==> flow/design.v <==
module full_adder 
#(
    parameter DATA_WIDTH = 2
) 
(
    input  logic [DATA_WIDTH - 1:0] i_input1,
    input  logic [DATA_WIDTH - 1:0] i_input2,
    input  logic                    i_cin,
    output logic [DATA_WIDTH - 1:0] o_sum,
    output logic                    o_cout
);
    assign {o_cout, o_sum} = i_input1 + i_input2 + {1'b0, i_cin};
endmodule
module counter 
(
    input logic i_clk,
    input logic i_arstn,
    input logic i_valid,
    output logic [3:0] o_count
);
    always_ff @(posedge i_clk, negedge i_arstn) begin
        if (~ i_arstn) 
            o_count <= '0;
        else if (o_count == 4'd12)
            o_count <= '0;
        else if (i_valid)
            o_count <= o_count + 4'b1;
    end
endmodule
module i2b
(
    input  logic       i_clk,
    input  logic       i_arstn,
    input  logic       i_valid,
    input  logic       i_a,
    input  logic       i_b,
    output logic [1:0] o_sum,
    output logic       o_a,
    output logic       o_b
);
    logic s_a_ff1;
    logic s_a_ff2;
    logic s_b_ff1;
    logic s_b_ff2;
    logic s_A0;
    logic s_A1;
    logic s_B0;
    logic s_B1;
    logic s_carry_out;
    logic s_carry_in;
    assign s_A0 = s_a_ff1 & s_b_ff2;
    assign s_A1 = i_a     & s_b_ff2;
    assign s_B0 = s_a_ff2 & s_b_ff1;
    assign s_B1 = s_a_ff1 & s_b_ff1;
    always_ff @(posedge i_clk, negedge i_arstn) begin
        if (~ i_arstn) begin
            s_a_ff1    <= 1'b0;
            s_a_ff2    <= 1'b0;
            s_b_ff1    <= 1'b0;
            s_b_ff2    <= 1'b0;
            s_carry_in <= 1'b0;
        end
        else if (i_valid) begin
            s_a_ff1    <= i_a;
            s_a_ff2    <= s_a_ff1;
            s_b_ff1    <= i_b;
            s_b_ff2    <= s_b_ff1;
            s_carry_in <= s_carry_out;
        end
    end
    full_adder FA1 (
        .i_input1 ( {s_A1, s_A0} ),
        .i_input2 ( {s_B1, s_B0} ),
        .i_cin    ( s_carry_in   ),
        .o_sum    ( o_sum        ),
        .o_cout   ( s_carry_out  )
    );
    assign o_a = s_a_ff2;
    assign o_b = s_b_ff2;
endmodule
module t2b
(
    input  logic        i_clk,
    input  logic        i_arstn,
    input  logic        i_valid,
    input  logic        i_a,
    input  logic        i_b,
    output logic [1:0] o_sum,
    output logic       o_b
);
    logic s_a_ff1;
    logic s_b_ff1;
    logic s_A0;
    logic s_A1;
    logic s_B0;
    logic s_B1;
    logic s_carry_out;
    logic s_carry_in;
    assign s_A0 = s_a_ff1 & s_b_ff1;
    assign s_A1 = i_a     & s_b_ff1;
    assign s_B0 = 1'b0;
    assign s_B1 = s_a_ff1 & i_b;
    always_ff @(posedge i_clk, negedge i_arstn) begin
        if (~ i_arstn) begin
            s_a_ff1    <= 1'b0;
            s_b_ff1    <= 1'b0;
            s_carry_in <= 1'b0;
        end
        else if (i_valid) begin
            s_a_ff1    <= i_a;
            s_b_ff1    <= i_b;
            s_carry_in <= s_carry_out;
        end
    end
    full_adder FA0 (
        .i_input1 ( {s_A1, s_A0} ),
        .i_input2 ( {s_B1, s_B0} ),
        .i_cin    ( s_carry_in   ),
        .o_sum    ( o_sum        ),
        .o_cout   ( s_carry_out  )
    );
    assign o_b = s_b_ff1;
endmodule
module serial_mul
#(
    parameter DATA_WIDTH = 8    
)
(
    input  logic       i_clk,
    input  logic       i_arstn,
    input  logic       i_valid,
    input  logic       i_a,
    input  logic       i_b,
    output logic [1:0] o_product
);
    localparam N_OF_I2B = 1 + (DATA_WIDTH - 4)/2;  
    localparam N_OF_2FA = N_OF_I2B;                
    logic [1:0] s_i2b_sum [N_OF_I2B - 1:0];
    logic [1:0] s_t2b_sum;
    logic s_a [N_OF_I2B - 1:0];
    logic s_b [N_OF_I2B - 1:0];
    logic unused_s_b_i2b_out;
    logic [N_OF_2FA - 1:0] s_carry_in;
    logic [N_OF_2FA - 1:0] s_carry_out;
    logic [1:0] s_adder_sum_0;
    logic [1:0] s_adder_sum_1;
    logic [1:0] s_adder_sum_2;
    i2b I2B0 (
        .i_clk   ( i_clk              ),
        .i_arstn ( i_arstn            ),
        .i_valid ( i_valid            ),
        .i_a     ( i_a                ),
        .i_b     ( s_b[0]             ),
        .o_sum   ( s_i2b_sum[0]       ),
        .o_a     ( s_a[0]             ),
        .o_b     ( unused_s_b_i2b_out )
    );
    genvar i;
    generate
        for (i = 0; i < N_OF_I2B - 1; i++) begin : i2b_multipier
            i2b I2B_MODULE (
                .i_clk   ( i_clk            ),
                .i_arstn ( i_arstn          ),
                .i_valid ( i_valid          ),
                .i_a     ( s_a[i]           ),
                .i_b     ( s_b[i + 1]       ),
                .o_sum   ( s_i2b_sum[i + 1] ),
                .o_a     ( s_a[i + 1]       ),
                .o_b     ( s_b[i]           )
            );
        end
    endgenerate
    t2b T2B0 (
        .i_clk   ( i_clk             ),
        .i_arstn ( i_arstn           ),
        .i_valid ( i_valid           ),
        .i_a     ( s_a[N_OF_I2B - 1] ),
        .i_b     ( i_b               ),
        .o_sum   ( s_t2b_sum         ),
        .o_b     ( s_b[N_OF_I2B - 1] )
    );
    full_adder FA0_0 (
        .i_input1 ( s_i2b_sum[0]   ),
        .i_input2 ( s_i2b_sum[1]   ),
        .i_cin    ( s_carry_in[0]  ),
        .o_sum    ( s_adder_sum_0  ),
        .o_cout   ( s_carry_out[0] )
    );
    full_adder FA0_3 (
        .i_input1 ( s_i2b_sum[2]   ),
        .i_input2 ( s_t2b_sum      ),
        .i_cin    ( s_carry_in[1]  ),
        .o_sum    ( s_adder_sum_1  ),
        .o_cout   ( s_carry_out[1] )
    );
    full_adder FA1_0 (
        .i_input1 ( s_adder_sum_0  ),
        .i_input2 ( s_adder_sum_1  ),
        .i_cin    ( s_carry_in[2]  ),
        .o_sum    ( s_adder_sum_2  ),
        .o_cout   ( s_carry_out[2] )
    );
    always_ff @( posedge i_clk, negedge i_arstn ) begin
        if ( ~ i_arstn ) 
            s_carry_in <= '0;
        else if (i_valid) 
            s_carry_in <= s_carry_out;
    end
    assign o_product = s_adder_sum_2;
endmodule
module conv_top
#(
    parameter DATA_WIDTH  = 8,
    parameter KERNEL_SIZE = 25
)
(
    input  logic                     i_clk,
    input  logic                     i_arstn,
	input  logic                     i_arstn_perf,
	input  logic                     i_enable_count2,
    input  logic                     i_ready,
    input  logic                     i_valid,
    input  logic [KERNEL_SIZE - 1:0] i_bit_X,
    input  logic [KERNEL_SIZE - 1:0] i_bit_K,
    output logic [              1:0] o_conv,
    output logic                     o_ready,
    output logic                     o_valid,
	output logic [             31:0] o_perf_cycle_count,
	output logic [             31:0] o_perf_cycle_count2
);
    logic [3:0] s_count;
    logic s_valid_data_in;
    logic s_valid_data_out;
	logic [KERNEL_SIZE - 1:0] s_bit_X_delayed;
	logic [KERNEL_SIZE - 1:0] s_bit_K_delayed;
    logic [1:0] s_product [KERNEL_SIZE - 1:0];
    localparam N_OF_2FA = KERNEL_SIZE - 1;
    logic [N_OF_2FA - 1:0] s_carry_in;
    logic [N_OF_2FA - 1:0] s_carry_out;
    always_ff @(posedge i_clk, negedge i_arstn) begin
        if (~ i_arstn) begin
            s_bit_X_delayed <= '0;
            s_bit_K_delayed <= '0;
        end
        else if (s_valid_data_in) begin
            s_bit_X_delayed <= i_bit_X;
            s_bit_K_delayed <= i_bit_K;
        end
    end
    genvar i;
    generate
        for (i = 0; i < KERNEL_SIZE; i++) begin : serial_multipier
            serial_mul #(
                .DATA_WIDTH ( DATA_WIDTH )
            ) S_MUL0 (
                .i_clk     ( i_clk              ),
                .i_arstn   ( i_arstn            ),
                .i_valid   ( s_valid_data_in    ),
                .i_a       ( s_bit_X_delayed[i] ),
                .i_b       ( s_bit_K_delayed[i] ),
                .o_product ( s_product[i]       )
            );
        end
    endgenerate
    counter COUNT0 (
        .i_clk   ( i_clk           ),
        .i_arstn ( i_arstn         ),
        .i_valid ( s_valid_data_in ),
        .o_count ( s_count         )
    );
	assign s_valid_data_out = (s_count >= 4'd5) & (s_count <= 4'd12);
	always_ff @(posedge i_clk, negedge i_arstn_perf) begin
	    if (~ i_arstn_perf)
		    o_perf_cycle_count <= 32'b0;
		else if (s_valid_data_in)
		    o_perf_cycle_count <= o_perf_cycle_count + 32'b1;
	end
	always_ff @(posedge i_clk, negedge i_arstn_perf) begin
	     if (~ i_arstn_perf)
		    o_perf_cycle_count2 <= 32'b0;
		else if (i_enable_count2)
		    o_perf_cycle_count2 <= o_perf_cycle_count2 + 32'b1;
	end
    logic [1:0] s_sum_0;
    logic [1:0] s_sum_1;
    logic [1:0] s_sum_2;
    logic [1:0] s_sum_3;
    logic [1:0] s_sum_4;
    logic [1:0] s_sum_5;
    logic [1:0] s_sum_6;
    logic [1:0] s_sum_7;
    logic [1:0] s_sum_8;
    logic [1:0] s_sum_9;
    logic [1:0] s_sum_10;
    logic [1:0] s_sum_11;
    logic [1:0] s_sum_12;
    logic [1:0] s_sum_13;
    logic [1:0] s_sum_14;
    logic [1:0] s_sum_15;
    logic [1:0] s_sum_16;
    logic [1:0] s_sum_17;
    logic [1:0] s_sum_18;
    logic [1:0] s_sum_19;
    logic [1:0] s_sum_20;
    logic [1:0] s_sum_21;
    logic [1:0] s_sum_22;
    logic [1:0] s_sum_23;
    full_adder FA0_0 (
        .i_input1 ( s_product[0]    ),
        .i_input2 ( s_product[1]    ),
        .i_cin    ( s_carry_in[0]   ),
        .o_sum    ( s_sum_0         ),
        .o_cout   ( s_carry_out[0]  )
    );
    full_adder FA0_1 (
        .i_input1 ( s_product[2]    ),
        .i_input2 ( s_product[3]    ),
        .i_cin    ( s_carry_in[1]   ),
        .o_sum    ( s_sum_1         ),
        .o_cout   ( s_carry_out[1]  )
    );
    full_adder FA0_2 (
        .i_input1 ( s_product[4]    ),
        .i_input2 ( s_product[5]    ),
        .i_cin    ( s_carry_in[2]   ),
        .o_sum    ( s_sum_2         ),
        .o_cout   ( s_carry_out[2]  )
    );
    full_adder FA0_3 (
        .i_input1 ( s_product[6]    ),
        .i_input2 ( s_product[7]    ),
        .i_cin    ( s_carry_in[3]   ),
        .o_sum    ( s_sum_3         ),
        .o_cout   ( s_carry_out[3]  )
    );
    full_adder FA0_4 (
        .i_input1 ( s_product[8]    ),
        .i_input2 ( s_product[9]    ),
        .i_cin    ( s_carry_in[4]   ),
        .o_sum    ( s_sum_4         ),
        .o_cout   ( s_carry_out[4]  )
    );
    full_adder FA0_5 (
        .i_input1 ( s_product[10]   ),
        .i_input2 ( s_product[11]   ),
        .i_cin    ( s_carry_in[5]   ),
        .o_sum    ( s_sum_5         ),
        .o_cout   ( s_carry_out[5]  )
    );
    full_adder FA0_6 (
        .i_input1 ( s_product[12]   ),
        .i_input2 ( s_product[13]   ),
        .i_cin    ( s_carry_in[6]   ),
        .o_sum    ( s_sum_6         ),
        .o_cout   ( s_carry_out[6]  )
    );
    full_adder FA0_7 (
        .i_input1 ( s_product[14]   ),
        .i_input2 ( s_product[15]   ),
        .i_cin    ( s_carry_in[7]   ),
        .o_sum    ( s_sum_7         ),
        .o_cout   ( s_carry_out[7]  )
    );
    full_adder FA0_8 (
        .i_input1 ( s_product[16]   ),
        .i_input2 ( s_product[17]   ),
        .i_cin    ( s_carry_in[8]   ),
        .o_sum    ( s_sum_8         ),
        .o_cout   ( s_carry_out[8]  )
    );
    full_adder FA0_9 (
        .i_input1 ( s_product[18]   ),
        .i_input2 ( s_product[19]   ),
        .i_cin    ( s_carry_in[9]   ),
        .o_sum    ( s_sum_9         ),
        .o_cout   ( s_carry_out[9]  )
    );
    full_adder FA0_10 (
        .i_input1 ( s_product[20]   ),
        .i_input2 ( s_product[21]   ),
        .i_cin    ( s_carry_in[10]  ),
        .o_sum    ( s_sum_10        ),
        .o_cout   ( s_carry_out[10] )
    );
    full_adder FA0_11 (
        .i_input1 ( s_product[22]   ),
        .i_input2 ( s_product[23]   ),
        .i_cin    ( s_carry_in[11]  ),
        .o_sum    ( s_sum_11        ),
        .o_cout   ( s_carry_out[11] )
    );
    logic [1:0] s_last;
    assign s_last = s_product[24];  
    full_adder FA1_0 (
        .i_input1 ( s_sum_0         ),
        .i_input2 ( s_sum_1         ),
        .i_cin    ( s_carry_in[12]  ),
        .o_sum    ( s_sum_12        ),
        .o_cout   ( s_carry_out[12] )
    );
    full_adder FA1_1 (
        .i_input1 ( s_sum_2         ),
        .i_input2 ( s_sum_3         ),
        .i_cin    ( s_carry_in[13]  ),
        .o_sum    ( s_sum_13        ),
        .o_cout   ( s_carry_out[13] )
    );
    full_adder FA1_2 (
        .i_input1 ( s_sum_4         ),
        .i_input2 ( s_sum_5         ),
        .i_cin    ( s_carry_in[14]  ),
        .o_sum    ( s_sum_14        ),
        .o_cout   ( s_carry_out[14] )
    );
    full_adder FA1_3 (
        .i_input1 ( s_sum_6         ),
        .i_input2 ( s_sum_7         ),
        .i_cin    ( s_carry_in[15]  ),
        .o_sum    ( s_sum_15        ),
        .o_cout   ( s_carry_out[15] )
    );
    full_adder FA1_4 (
        .i_input1 ( s_sum_8         ),
        .i_input2 ( s_sum_9         ),
        .i_cin    ( s_carry_in[16]  ),
        .o_sum    ( s_sum_16        ),
        .o_cout   ( s_carry_out[16] )
    );
    full_adder FA1_5 (
        .i_input1 ( s_sum_10        ),
        .i_input2 ( s_sum_11        ),
        .i_cin    ( s_carry_in[17]  ),
        .o_sum    ( s_sum_17        ),
        .o_cout   ( s_carry_out[17] )
    );
    full_adder FA2_0 (
        .i_input1 ( s_sum_12        ),
        .i_input2 ( s_sum_13        ),
        .i_cin    ( s_carry_in[18]  ),
        .o_sum    ( s_sum_18        ),
        .o_cout   ( s_carry_out[18] )
    );
    full_adder FA2_1 (
        .i_input1 ( s_sum_14        ),
        .i_input2 ( s_sum_15        ),
        .i_cin    ( s_carry_in[19]  ),
        .o_sum    ( s_sum_19        ),
        .o_cout   ( s_carry_out[19] )
    );
    full_adder FA2_2 (
        .i_input1 ( s_sum_16        ),
        .i_input2 ( s_sum_17        ),
        .i_cin    ( s_carry_in[20]  ),
        .o_sum    ( s_sum_20        ),
        .o_cout   ( s_carry_out[20] )
    );
    full_adder FA3_0 (
        .i_input1 ( s_sum_18        ),
        .i_input2 ( s_sum_19        ),
        .i_cin    ( s_carry_in[21]  ),
        .o_sum    ( s_sum_21        ),
        .o_cout   ( s_carry_out[21] )
    );
    full_adder FA3_1 (
        .i_input1 ( s_sum_20        ),
        .i_input2 ( s_last          ),  
        .i_cin    ( s_carry_in[22]  ),
        .o_sum    ( s_sum_22        ),
        .o_cout   ( s_carry_out[22] )
    );
    full_adder FA4_0 (
        .i_input1 ( s_sum_21        ),
        .i_input2 ( s_sum_22        ),
        .i_cin    ( s_carry_in[23]  ),
        .o_sum    ( s_sum_23        ),  
        .o_cout   ( s_carry_out[23] )
    );
    assign o_conv = s_sum_23;
    always_ff @( posedge i_clk, negedge i_arstn ) begin
        if ( ~ i_arstn ) 
            s_carry_in <= '0;
        else if (s_valid_data_in) 
            s_carry_in <= s_carry_out;
    end
    typedef enum logic [2:0] {
        IDLE      = 3'd0,
        READ      = 3'd1,
        WAIT_RES  = 3'd2,
        READ_DONE = 3'd3,
        WRITE     = 3'd4,
        WRITE_DONE = 3'd5
    } state_t;
    state_t PS;
    state_t NS;
    always_ff @(posedge i_clk, negedge i_arstn) begin
        if (~ i_arstn)
            PS <= IDLE;
        else
            PS <= NS;
    end
    always_comb begin
        NS = PS;
        case (PS)
            IDLE: 
				if (i_valid) 
				    NS = READ;
            READ:   NS = WAIT_RES;
            WAIT_RES: 
				if (s_valid_data_out)
				    NS = WRITE;
                else
					NS = READ_DONE;
            READ_DONE: 
				if (~ i_valid)
				     NS = IDLE;
            WRITE:
				if (~ i_ready)
				    NS = WRITE_DONE;
            WRITE_DONE: 
				if (i_ready)
				    NS = IDLE;
            default: 
				    NS = PS;
        endcase
    end
    always_comb begin
        s_valid_data_in = 1'b0;
        o_ready         = 1'b0;
        o_valid         = 1'b0;
        case (PS)
            IDLE : o_ready         = 1'b1;
            READ : s_valid_data_in = 1'b1; 
            WRITE: o_valid         = 1'b1;
            default: begin
                s_valid_data_in = 1'b0;
                o_ready         = 1'b0;
                o_valid         = 1'b0;
            end
        endcase
    end
endmodule
==> Tool chain data of conv_top <==
Tool output for the design above, in the order of the flow.
Line numbers count from 1 in the design file above.
Operators carry their Yosys type and port widths (W data, S select, Z words).
{ "design": {"design": "conv_top", "clock_port": "i_clk", "cell_library": "sky130hd", "pvt_corner": "tt_025C_1v80"} }

==> Word-level counts <==
Yosys after proc, flatten, opt, wreduce and memory -nomap, before mapping. Print and check cells are not counted. Equal cells are merged and count once.
{ "op_classes": {"muxes": 11, "add_sub_neg": 401, "shift": 0, "mul": 0, "compare": 2, "logic": 376, "reduce_and_logical": 4, "equal": 10, "div_mod_pow": 0} }
{ "ops": {"columns": ["cell", "n"], "rows": [
  ["$add A2 B2 Y3", 199],
  ["$add A3 B1 Y3", 199],
  ["$and A1 B1 Y1", 376],
  ["$add A32 B1 Y32 const B", 2],
  ["$pmux W3 S6", 1],
  ["$mux W3", 5],
  ["$ne A2 B2 Y1 const B", 4],
  ["$mux W4", 2],
  ["$eq A3 B2 Y1 const B", 2],
  ["$eq A3 B3 Y1 const B", 2],
  ["$reduce_bool A6 Y1", 1],
  ["$reduce_and A5 Y1", 1],
  ["$add A4 B1 Y4 const B", 1],
  ["$ge A4 B3 Y1 const B", 1],
  ["$le A4 B4 Y1 const B", 1],
  ["$eq A4 B4 Y1 const B", 1],
  ["$eq A3 B1 Y1 const B", 1],
  ["$logic_not A3 Y1", 1],
  ["$mux W1", 3],
  ["$reduce_bool A2 Y1", 1]
]} }
{ "word_totals": {"rom_bits": 0, "word_cells": 1286, "ramBits": 0, "latchBits": 0, "mem_count": 0, "clocked_rd_ports_x_width": 0, "register_bits": 670} }

==> Longest topological paths <==
Yosys ltp: most cells in a row. Word level: on the elaborated netlist, between registers, memories and ports. Mapped: between sequential cells and ports; inverters and the memories' decode and read muxes count.
{ "depth": {"depth_word": 17, "ABC_AREA": 0, "ltp_mapped": 17, "ltp_nobuf": 17} }

==> Mapped cells and area <==
Source: synth_stat.txt of the flow (Yosys; design flattened, memories mapped). It holds for the ABC_AREA given above (unset counts as 0); a run with the other value may have another netlist.
The area totals of this step are shown rounded.
{ "mapped": {"mapped_area_um2": 36100, "flip_flops": 673, "n_buf": 78, "cells": 2646, "sequential_area_um2": 16800} }
{ "types": {"columns": ["cell_type", "n", "type_area_um2"], "rows": [
  ["sky130_fd_sc_hd__dfrtp_1", 672, 1.68E+04],
  ["sky130_fd_sc_hd__fa_1", 373, 7.47E+03],
  ["sky130_fd_sc_hd__mux2_2", 525, 5911.92],
  ["sky130_fd_sc_hd__and2_1", 324, 2.03E+03],
  ["sky130_fd_sc_hd__inv_1", 239, 897.11],
  ["sky130_fd_sc_hd__nand2_1", 156, 585.562],
  ["sky130_fd_sc_hd__xnor2_1", 54, 472.954],
  ["sky130_fd_sc_hd__o21ai_0", 78, 390.374],
  ["sky130_fd_sc_hd__ha_1", 31, 387.872],
  ["sky130_fd_sc_hd__buf_2", 60, 300.288],
  ["sky130_fd_sc_hd__nand4_1", 24, 150.144],
  ["sky130_fd_sc_hd__nand3_1", 25, 125.12],
  ["sky130_fd_sc_hd__nor4_4", 4, 85.082],
  ["sky130_fd_sc_hd__xor2_1", 9, 78.826],
  ["sky130_fd_sc_hd__and3_1", 11, 68.816],
  ["sky130_fd_sc_hd__clkbuf_1", 17, 63.811],
  ["sky130_fd_sc_hd__nor2_1", 17, 63.811],
  ["sky130_fd_sc_hd__nor3_1", 6, 30.029]
]} }
Not listed: further types 14, cells in them 21.
The figures by module come from a second, unflattened synthesis with its own total; it is not the netlist above.
{ "unflattened": {"hier_cells": 3877, "hier_area_um2": 41500} }
Rows give one instance, submodules left out.
{ "modules": {"columns": ["mod", "instances", "seq_area_um2", "mod_area_um2", "n_cells"], "rows": [
  ["i2b", 75, 125, 206, 14],
  ["full_adder", 199, 0.0, 70.1, 10],
  ["conv_top", 1, 3600, 5820, 419],
  ["t2b", 25, 75.1, 131, 10],
  ["serial_mul #(DATA_WIDTH=8)", 25, 75.1, 109, 6],
  ["counter", 1, 100, 214, 18]
]} }

==> Timing after synthesis <==
Source: OpenSTA report_checks on the synthesized netlist (no wires, ideal clock, input and output delay 20% of the period each), path of least setup slack; recovery checks are left aside. Register names are those of the netlist, which keeps one name where synthesis merged equal registers.
{ "synth_timing": {"path_kind": "register to output", "start": "reg serial_multipier[20].S_MUL0.i2b_multipier[1].I2B_MODULE.s_b_ff2", "end": "out o_conv[1]", "out_delay_ns": 2.400, "driving_pins": 17, "path_buffers": 0, "t_arrival_ns": 5.240, "required_ns": 9.600, "delay_ns": 5.240, "clock_period_ns": 12.0, "slack_ns": 4.360, "synth_period_reached_ns": 7.64} }
"delay_ns" = arrival - input delay + setup time.
At an output port there is no setup time.
"driving_pins": output pins that drive a net of the path, with the launching flip-flop's if there is one; two outputs of one cell count as two.
"synth_period_reached_ns" is the clock period less the worst setup slack; recovery checks do not enter. This is arithmetic on one report: input and output delays are still those of the set period (20% each).
The rows between start and end are the longest chain of elaborated cells between them; the timing report does not say that the signal goes this way. Where chains are equally long, one stands for them.
A line is the first line of the expression or statement that the cell stems from. Yosys adds cells for indexed reads and writes and turns some case tables into memories.
{ "synth_between": {"path_cell_list": "sky130_fd_sc_hd__dfrtp_1 > sky130_fd_sc_hd__and2_1 > sky130_fd_sc_hd__fa_1 > sky130_fd_sc_hd__fa_1 > sky130_fd_sc_hd__inv_1 > sky130_fd_sc_hd__fa_1 > sky130_fd_sc_hd__inv_1 > sky130_fd_sc_hd__fa_1 > sky130_fd_sc_hd__inv_1 > sky130_fd_sc_hd__fa_1 > sky130_fd_sc_hd__inv_1 > sky130_fd_sc_hd__fa_1 > sky130_fd_sc_hd__fa_1 > sky130_fd_sc_hd__inv_1 > sky130_fd_sc_hd__fa_1 > sky130_fd_sc_hd__inv_1 > sky130_fd_sc_hd__fa_1", "elab_chain_len": 17, "cone_cells": 18, "cone_lines": 3} }
{ "synth_lines": {"columns": ["item", "line_no", "rtl"], "rows": [
  ["start, declared", 44, "logic s_b_ff2;"],
  ["start, assigned", 60, "s_b_ff2    <= 1'b0;"],
  ["start, assigned", 67, "s_b_ff2    <= s_b_ff1;"],
  ["$and A1 B1 Y1", 51, "assign s_A0 = s_a_ff1 & s_b_ff2;"],
  ["$add A2 B2 Y3", 12, "assign {o_cout, o_sum} = i_input1 + i_input2 + {1'b0, i_cin};"],
  ["$add A3 B1 Y3", 12, null],
  ["$add A2 B2 Y3", 12, null],
  ["$add A3 B1 Y3", 12, null],
  ["$add A2 B2 Y3", 12, null],
  ["$add A3 B1 Y3", 12, null],
  ["[3 not listed]", null, null],
  ["$add A3 B1 Y3", 12, null],
  ["$add A2 B2 Y3", 12, null],
  ["$add A3 B1 Y3", 12, null],
  ["$add A2 B2 Y3", 12, null],
  ["$add A3 B1 Y3", 12, null],
  ["$add A2 B2 Y3", 12, null],
  ["$add A3 B1 Y3", 12, null],
  ["end, declared", 225, "output logic [              1:0] o_conv,"]
]} }

==> Path in the finished layout <==
From the final timing report of flow run A: the path of least setup slack in the routed layout; clock arrival at registers is part of the times.
{ "layout_timing": {"path_kind": "register to output", "start": "reg serial_multipier[20].S_MUL0.i2b_multipier[1].I2B_MODULE.s_b_ff2", "end": "out o_conv[1]", "out_delay_ns": 2.28, "t_arrival_ns": 6.78, "clock_period_ns": 11.4, "path_buffers": 1, "driving_pins": 18, "required_ns": 9.12, "slack_ns": 2.34} }
The rows between start and end are the longest chain of elaborated cells between them; the timing report does not say that the signal goes this way. Where chains are equally long, one stands for them.
{ "layout_between": {"path_cell_list": "sky130_fd_sc_hd__dfrtp_1 > sky130_fd_sc_hd__and2_1 > sky130_fd_sc_hd__fa_1 > sky130_fd_sc_hd__fa_1 > sky130_fd_sc_hd__inv_1 > sky130_fd_sc_hd__fa_1 > sky130_fd_sc_hd__inv_1 > sky130_fd_sc_hd__fa_1 > sky130_fd_sc_hd__inv_1 > sky130_fd_sc_hd__fa_1 > sky130_fd_sc_hd__inv_1 > sky130_fd_sc_hd__fa_1 > sky130_fd_sc_hd__fa_1 > sky130_fd_sc_hd__inv_1 > sky130_fd_sc_hd__fa_1 > sky130_fd_sc_hd__inv_1 > sky130_fd_sc_hd__fa_1 > sky130_fd_sc_hd__clkdlybuf4s50_1", "elab_chain_len": 17, "cone_cells": 18, "cone_lines": 3} }
{ "layout_lines": {"columns": ["item", "line_no", "rtl"], "rows": [
  ["start, declared", 44, "logic s_b_ff2;"],
  ["start, assigned", 60, "s_b_ff2    <= 1'b0;"],
  ["start, assigned", 67, "s_b_ff2    <= s_b_ff1;"],
  ["$and A1 B1 Y1", 51, "assign s_A0 = s_a_ff1 & s_b_ff2;"],
  ["$add A2 B2 Y3", 12, "assign {o_cout, o_sum} = i_input1 + i_input2 + {1'b0, i_cin};"],
  ["$add A3 B1 Y3", 12, null],
  ["$add A2 B2 Y3", 12, null],
  ["$add A3 B1 Y3", 12, null],
  ["$add A2 B2 Y3", 12, null],
  ["$add A3 B1 Y3", 12, null],
  ["[3 not listed]", null, null],
  ["$add A3 B1 Y3", 12, null],
  ["$add A2 B2 Y3", 12, null],
  ["$add A3 B1 Y3", 12, null],
  ["$add A2 B2 Y3", 12, null],
  ["$add A3 B1 Y3", 12, null],
  ["$add A2 B2 Y3", 12, null],
  ["$add A3 B1 Y3", 12, null],
  ["end, declared", 225, "output logic [              1:0] o_conv,"]
]} }

==> results <==
Design conv_top on sky130hd. What follows are 6 stored runs of the flow, each under its own settings; their order means nothing. The constraints put input and output delay at 20% of the set period each and load the outputs with 0.01 pF.
By "timing.achieved_period_ns" is meant the clock period of the run minus its worst setup slack. This is arithmetic on one report: input and output delays are still those of the set period (20% each).
"worst_path_time_ns": the worst setup path's part of the clock period (all of it between registers, 20% less for each end at a port) less its slack. A launch clock that arrives late makes it longer, a capture clock that arrives late makes it shorter.
"design_power_mw" rests on the timing tool's default activity at the inputs, not on a simulated workload.
The results are shown rounded.
[
  {
    "run": "flow run A",
    "settings": { "ABC_AREA": 0, "CAP_MARGIN": 10, "CORE_ASPECT_RATIO": 0.52, "CORE_UTILIZATION": 27, "CTS_CLUSTER_SIZE": 52, "MIN_ROUTING_LAYER": "met1", "PLACE_DENSITY_LB_ADDON": 0.03, "SETUP_SLACK_MARGIN": 1.52, "TNS_END_PERCENT": 5, "period_ns": 11.4, "CORE_MARGIN": 2, "SLEW_MARGIN": 20 },
    "results": { "finalCellArea_um2": 41900, "holdWs_ns": 0.481, "dieArea_um2": 137000, "worst_path_time_ns": 6.78, "timing.worst_path_kind": "register to output", "yosys_chip_area_um2": 36100, "final_setup_tns_ns": 0.000, "timing.achieved_period_ns": 9.065, "worstSetupSlack_ns": 2.34, "design_power_mw": 12.9, "utilization_pct": 31.7 }
  },
  {
    "run": "flow run B",
    "settings": { "CORE_UTILIZATION": 40, "period_ns": 8.74, "CAP_MARGIN": 20, "CORE_MARGIN": 2, "SLEW_MARGIN": 20 },
    "results": { "finalCellArea_um2": 41300, "holdWs_ns": 0.484, "dieArea_um2": 92700, "worst_path_time_ns": 6.68, "timing.worst_path_kind": "register to output", "yosys_chip_area_um2": 36100, "final_setup_tns_ns": 0.000, "timing.achieved_period_ns": 8.429, "worstSetupSlack_ns": 0.311, "design_power_mw": 15.8, "utilization_pct": 46.0 }
  },
  {
    "run": "flow run C",
    "settings": { "CAP_MARGIN": 40, "CELL_PAD_IN_SITES_DETAIL_PLACEMENT": 0, "CORE_ASPECT_RATIO": 0.98, "CORE_MARGIN": 10, "CORE_UTILIZATION": 52, "CTS_CLUSTER_DIAMETER": 290, "CTS_CLUSTER_SIZE": 29, "GPL_ROUTABILITY_DRIVEN": 1, "GPL_TIMING_DRIVEN": 0, "HOLD_SLACK_MARGIN": 0.27, "MAX_ROUTING_LAYER": "met4", "MIN_ROUTING_LAYER": "met2", "PLACE_DENSITY": 0.58, "SETUP_SLACK_MARGIN": -0.16, "SLEW_MARGIN": 35, "TNS_END_PERCENT": 90, "period_ns": 8.83 },
    "results": { "finalCellArea_um2": 39600, "holdWs_ns": 0.404, "dieArea_um2": 80400, "worst_path_time_ns": 6.92, "timing.worst_path_kind": "register to output", "yosys_chip_area_um2": 36100, "final_setup_tns_ns": 0.000, "timing.achieved_period_ns": 8.683, "worstSetupSlack_ns": 0.147, "design_power_mw": 14.4, "utilization_pct": 57.6 }
  },
  {
    "run": "flow run D",
    "settings": { "CELL_PAD_IN_SITES_DETAIL_PLACEMENT": 2, "CORE_ASPECT_RATIO": 0.98, "CORE_MARGIN": 3, "CORE_UTILIZATION": 44, "CTS_CLUSTER_DIAMETER": 290, "CTS_CLUSTER_SIZE": 29, "GPL_ROUTABILITY_DRIVEN": 0, "GPL_TIMING_DRIVEN": 0, "HOLD_SLACK_MARGIN": 0.27, "MAX_ROUTING_LAYER": "met4", "MIN_ROUTING_LAYER": "met2", "PLACE_DENSITY": 0.58, "SETUP_SLACK_MARGIN": -0.16, "SLEW_MARGIN": 35, "TNS_END_PERCENT": 90, "period_ns": 7.24, "CAP_MARGIN": 20 },
    "results": { "finalCellArea_um2": 39800, "holdWs_ns": 0.410, "dieArea_um2": 85500, "worst_path_time_ns": 6.44, "timing.worst_path_kind": "register to output", "yosys_chip_area_um2": 36100, "final_setup_tns_ns": -0.891, "timing.achieved_period_ns": 7.892, "worstSetupSlack_ns": -0.652, "design_power_mw": 20.0, "utilization_pct": 49.2 }
  },
  {
    "run": "flow run E",
    "settings": { "ABC_AREA": 1, "CAP_MARGIN": 10, "CORE_MARGIN": 9, "CORE_UTILIZATION": 40, "CTS_CLUSTER_DIAMETER": 73, "CTS_CLUSTER_SIZE": 26, "GPL_TIMING_DRIVEN": 0, "HOLD_SLACK_MARGIN": -0.1, "MAX_ROUTING_LAYER": "met5", "period_ns": 12.0, "SLEW_MARGIN": 20 },
    "results": { "finalCellArea_um2": 42000, "holdWs_ns": 0.406, "dieArea_um2": 105000, "worst_path_time_ns": 6.71, "timing.worst_path_kind": "register to output", "yosys_chip_area_um2": 37300, "final_setup_tns_ns": 0.000, "timing.achieved_period_ns": 9.112, "worstSetupSlack_ns": 2.89, "design_power_mw": 11.0, "utilization_pct": 45.6 }
  },
  {
    "run": "flow run F",
    "settings": { "CORE_UTILIZATION": 40, "SETUP_SLACK_MARGIN": 0.09, "period_ns": 9.1, "CAP_MARGIN": 20, "CORE_MARGIN": 2, "SLEW_MARGIN": 20 },
    "results": { "finalCellArea_um2": 41100, "holdWs_ns": 0.468, "dieArea_um2": 92700, "worst_path_time_ns": 6.63, "timing.worst_path_kind": "register to output", "yosys_chip_area_um2": 36100, "final_setup_tns_ns": 0.000, "timing.achieved_period_ns": 8.455, "worstSetupSlack_ns": 0.645, "design_power_mw": 15.1, "utilization_pct": 45.9 }
  }
]
